==> flow/design.v <==
`timescale 1ns / 1ps
module fft_4(
        input               clk,
        input               rst_n,
        input wire signed [ 15:0]                   x0_real, 
        input wire signed [ 15:0]                   x0_imag,
        input wire signed [ 15:0]                   x1_real,
        input wire signed [ 15:0]                   x1_imag,
        input wire signed [ 15:0]                   x2_real,
        input wire signed [ 15:0]                   x2_imag,
        input wire signed [ 15:0]                   x3_real,
        input wire signed [ 15:0]                   x3_imag,
        output reg signed [ 15:0]                   X0_real,
        output reg signed [ 15:0]                   X0_imag,
        output reg signed [ 15:0]                   X1_real,
        output reg signed [ 15:0]                   X1_imag,            
        output reg signed [ 15:0]                   X2_real,
        output reg signed [ 15:0]                   X2_imag,
        output reg signed [ 15:0]                   X3_real,
        output reg signed [ 15:0]                   X3_imag
    );
parameter W4_0_real = 16'h7FFF; 
parameter W4_0_imag = 16'h0000;
parameter W4_1_real = 16'h0000;
parameter W4_1_imag = 16'h8000; 
parameter W4_2_real = 16'h8000; 
parameter W4_2_imag = 16'h0000; 
parameter W4_3_real = 16'h0000;   
parameter W4_3_imag = 16'h7FFF; 
        reg signed [ 15:0]              s0_real;
        reg signed [ 15:0]              s0_imag;
        reg signed [ 15:0]              s1_real;
        reg signed [ 15:0]              s1_imag;
        reg signed [ 15:0]              s2_real;
        reg signed [ 15:0]              s2_imag;
        reg signed [ 15:0]              s3_real;
        reg signed [ 15:0]              s3_imag;
        reg signed [ 15:0]              r0_real;
        reg signed [ 15:0]              r0_imag;
        reg signed [ 15:0]              r1_real;
        reg signed [ 15:0]              r1_imag;
        reg signed [ 15:0]              r2_real;
        reg signed [ 15:0]              r2_imag;
        reg signed [ 15:0]              r3_real;
        reg signed [ 15:0]              r3_imag;       
always @(posedge clk or negedge rst_n) begin
    if(!rst_n)begin
        s0_real     <=      'h0;
        s0_imag     <=      'h0;      
        s1_real     <=      'h0;
        s1_imag     <=      'h0;
        s2_real     <=      'h0;
        s2_imag     <=      'h0;
        s3_real     <=      'h0;
        s3_imag     <=      'h0;
    end
    else begin
        s0_real     <=      x0_real + x1_real;
        s0_imag     <=      x0_imag + x1_imag;
        s1_real     <=      x0_real - x1_real;
        s1_imag     <=      x0_imag - x1_imag;  
        s2_real     <=      x2_real + x3_real;
        s2_imag     <=      x2_imag + x3_imag;
        s3_real     <=      x2_real - x3_real;
        s3_imag     <=      x2_imag - x3_imag;
    end
end
always@(posedge clk or negedge rst_n)begin
    if (!rst_n)begin
        r0_real     <=      'h0;      
        r0_imag     <=      'h0;
        r1_real     <=      'h0;
        r1_imag     <=      'h0;
        r2_real     <=      'h0;
        r2_imag     <=      'h0;
        r3_real     <=      'h0;
        r3_imag     <=      'h0;
    end
    else begin
        r0_real     <=      s0_real + s2_real;
        r0_imag     <=      s0_imag + s2_imag;
        r2_real     <=      s0_real - s2_real;
        r2_imag     <=      s0_imag - s2_imag;
        r1_real     <=      s1_real + s3_imag;
        r1_imag     <=      s1_imag - s3_real;
        r3_real     <=      s1_real - s3_imag;
        r3_imag     <=      s1_imag + s3_real;
    end
end
always@(posedge clk or negedge rst_n)begin
    if (!rst_n)begin
        X0_real    <=       'b0;    
        X0_imag    <=       'b0; 
        X1_real    <=       'b0; 
        X1_imag    <=       'b0; 
        X2_real    <=       'b0; 
        X2_imag    <=       'b0; 
        X3_real    <=       'b0; 
        X3_imag    <=       'b0;
    end
    else begin
        X0_real    <=       r0_real;
        X0_imag    <=       r0_imag;
        X1_real    <=       r1_real;
        X1_imag    <=       r1_imag;
        X2_real    <=       r2_real;
        X2_imag    <=       r2_imag;
        X3_real    <=       r3_real;
        X3_imag    <=       r3_imag;
        end
end
endmodule
Reports on fft_4. What the tools print for fft_4, step after step. Line numbers count from 1 in the design file above. Library cell names are shortened. A cell with - has no value.

Top: fft_4. Clock input: clk. Library: sky130hd. Library corner: tt_025C_1v80.

Word-level counts. Counts by Yosys on the flattened word-level netlist (proc, flatten, opt, wreduce; memories kept). Register bits leave out memories and registers merged into their read ports (data or address); mux counts leave out enables and synchronous resets folded into registers. Print and check cells are left out. Cells with the same type and inputs are merged into one.

For add/subtract/negate cells the number is 16.

Operator list (number): 16-bit adder (8); 16-bit subtractor (8).

The entry for elaborated cells reads 40. For input port bits the number is 130. Under register bits after elaboration stands 384. The figure for output and inout port bits is 128.

Depth. Yosys ltp: most cells in a row. Word level: on the elaborated netlist, between registers, memories and ports. Mapped: between sequential cells and ports; inverters and the memories' decode and read muxes count.

For word-level depth the number is 1. The figure for ABC_AREA is 0. Depth in mapped cells: 10. The entry for depth with buffers taken out reads 10.

Mapped cells and area. The flow's flattened synthesis, as Yosys stat reports it; memories are mapped. The netlist is that of the ABC_AREA named above (0 if unset); the other value can give another one.

Cells by type (number): dfrtp_1 (372); ha_1 (240); xnor2_1 (162); a21oi_1 (191); inv_1 (220); nor2_1 (180); xor2_1 (46); fa_1 (16); nand2b_1 (49); o21ai_0 (58); clkbuf_1 (67); o21ai_1 (44); o21bai_1 (29); nand2_1 (57); nor2b_1 (31); a21o_1 (25); o21a_1 (24); nor3_1 (33).

Not listed: further types 62, cells in them 249.

The entry for mapped area reads 21003.9 um^2. The figure for mapped flip-flops is 372. For mapped cells the number is 2093.

Path before layout. Path of least setup slack by OpenSTA after synthesis, without wires, with an ideal clock, recovery checks aside; 20% of the period is set as input and as output delay. Where synthesis merged equal registers, the netlist keeps one of their names.

Path type: input-to-reg. From: in x0_real[0]. To: reg s0_real[12]. The figure for path delay is 1.927 ns. For launch time at the first pin the number is 0.700 ns. The entry for external input delay reads 0.700 ns. Under setup slack stands 0.873 ns. Under arrival stands 2.490 ns. The figure for clock period is 3.5 ns. Stages on the path: 9. Period reached after synthesis: 2.627 ns.

"path delay" is the arrival time less input delay plus setup time. "stages on the path" counts driving pins, that of a launching flip-flop among them; a cell with two outputs on the path counts twice. "period reached after synthesis" is the clock period less the worst setup slack; recovery checks do not enter. This is arithmetic on one report: input and output delays are still those of the set period (20% each). The rows between start and end are the longest chain of elaborated cells between them; the timing report does not say that the signal goes this way. Where chains are equally long, one stands for them. Each line given opens the expression or statement behind the cell; cells for indexed reads and writes are added by Yosys, which also makes memories of some case tables.

Cell sequence: ha_1 fa_1 nand2b_1 a221oi_1 nor3b_1 o41ai_2 a21o_1 a2111oi_0 nor4_1. The figure for cells in the longest elaborated chain is 1.

RTL lines, path after synthesis: start: declaration (RTL line 5) `input wire signed [ 15:0]                   x0_real,`; 16-bit adder (RTL line 58) `s0_real     <=      x0_real + x1_real;`; end: assignment (RTL line 48) `s0_real     <=      'h0;`; end: assignment (RTL line 58); end: declaration (RTL line 30) `reg signed [ 15:0]              s0_real;`.

Timing after layout. Path of least setup slack in the final report of job 1 (OpenROAD, finished layout, wires in). Where an end is a register, its clock arrival counts in the times.

Path type: input-to-reg. From: in x1_real[1]. To: reg s0_real[15]. Stages on the path: 10. The entry for external input delay reads 0.69 ns. Under arrival stands 3.27 ns. For launch time at the first pin the number is 0.69 ns. The figure for clock period is 3.43 ns. Under setup slack stands 0.58 ns.

The rows between start and end are the longest chain of elaborated cells between them; the timing report does not say that the signal goes this way. Where chains are equally long, one stands for them.

Cell sequence: clkdlybuf4s50_1 inv_1 ha_1 nor2b_1 o21ai_1 o211a_1 a211o_1 o41ai_1 o21ai_1 xnor2_1. The figure for cells in the longest elaborated chain is 1.

RTL lines, path post-layout: start: declaration (RTL line 7) `input wire signed [ 15:0]                   x1_real,`; 16-bit adder (RTL line 58) `s0_real     <=      x0_real + x1_real;`; end: assignment (RTL line 48) `s0_real     <=      'h0;`; end: assignment (RTL line 58); end: declaration (RTL line 30) `reg signed [ 15:0]              s0_real;`.

Subject: fft_4 on sky130hd, stored results

Hello all,

2 stored runs of fft_4 in the flow (synthesis by Yosys, layout by OpenROAD, sky130hd cells), in arbitrary order. Constraints: input delay and output delay 20% of the set period each, output load 0.01 pF. "clock period achieved" is the run's clock period less its worst setup slack. It is reckoned from that one timing run; input and output delays stay at 20% of the period that was set. "time on the worst setup path": the worst setup path's part of the clock period (all of it between registers, 20% less for each end at a port) less its slack. A launch clock that arrives late makes it longer, a capture clock that arrives late makes it shorter. By "power" is meant OpenSTA's value without simulated activity: inputs other than the clock are taken to toggle once in ten clock periods, and the tool carries that through the logic.

Files of job 1:
==> flow/run.sh <==
#!/bin/bash
# the make line also repeats the synthesis and layout settings of config.mk as NAME=value (left out here)
make -C /OpenROAD-flow-scripts/flow DESIGN_CONFIG=/design/flow/config.mk WORK_HOME=/design/flow/orfs CLKGATE_MAP_FILE= finish
==> flow/config.mk <==
export PLATFORM = sky130hd
export DESIGN_NAME = fft_4
export DESIGN_NICKNAME = fft_4
export VERILOG_FILES = /design/flow/design.v
export SDC_FILE = /design/flow/constraint.sdc
export NUM_CORES = 4
export LEC_CHECK = 0
export CAP_MARGIN = 20
export CORE_MARGIN = 2
export CORE_UTILIZATION = 40
export SLEW_MARGIN = 20
==> flow/constraint.sdc <==
create_clock -name core_clock -period 3.43 [get_ports {clk}]
set_input_delay 0.6860 -clock core_clock [delete_from_list [all_inputs] [get_ports {clk}]]
set_output_delay 0.6860 -clock core_clock [all_outputs]
set_load 0.01 [all_outputs]

Results of job 1. The measured total negative slack on setup checks is 0.000 ns. The die outline area comes to 54,358.9 um^2. The measured time on the worst setup path is 2.16 ns. Kind of the worst setup path: input-to-reg. The clock period achieved stands at 2.848 ns. For the std-cell area (final layout) the run shows 25,743.4 um^2. The utilization after layout stands at 49.9 %. The power stands at 19.388 mW. The area of the synthesized netlist is 21,003.9 um^2. The setup slack of the critical path reads 0.582 ns.

Files of job 2:
==> flow/run.sh <==
#!/bin/bash
# the make line also repeats the synthesis and layout settings of config.mk as NAME=value (left out here)
make -C /OpenROAD-flow-scripts/flow DESIGN_CONFIG=/design/flow/config.mk WORK_HOME=/design/flow/orfs CLKGATE_MAP_FILE= finish
==> flow/config.mk <==
export PLATFORM = sky130hd
export DESIGN_NAME = fft_4
export DESIGN_NICKNAME = fft_4
export VERILOG_FILES = /design/flow/design.v
export SDC_FILE = /design/flow/constraint.sdc
export NUM_CORES = 4
export LEC_CHECK = 0
export ABC_AREA = 1
export CAP_MARGIN = 5
export CORE_ASPECT_RATIO = 0.56
export CORE_MARGIN = 7
export CORE_UTILIZATION = 40
export CTS_CLUSTER_DIAMETER = 109
export CTS_CLUSTER_SIZE = 35
export HOLD_SLACK_MARGIN = 0.13
export MIN_ROUTING_LAYER = met1
export SLEW_MARGIN = 20
export TNS_END_PERCENT = 85
==> flow/constraint.sdc <==
create_clock -name core_clock -period 3.5 [get_ports {clk}]
set_input_delay 0.7000 -clock core_clock [delete_from_list [all_inputs] [get_ports {clk}]]
set_output_delay 0.7000 -clock core_clock [all_outputs]
set_load 0.01 [all_outputs]

Results of job 2. The measured time on the worst setup path is 2.34 ns. Kind of the worst setup path: reg-to-reg. For the std-cell area (final layout) the run shows 27,910.5 um^2. The setup slack of the critical path reads 1.161 ns. The die outline area comes to 68,733.9 um^2. The utilization after layout stands at 46.4 %. The power stands at 17.708 mW. The measured total negative slack on setup checks is 0.000 ns. The area of the synthesized netlist is 24,524.8 um^2. The clock period achieved stands at 2.339 ns.

Thanks
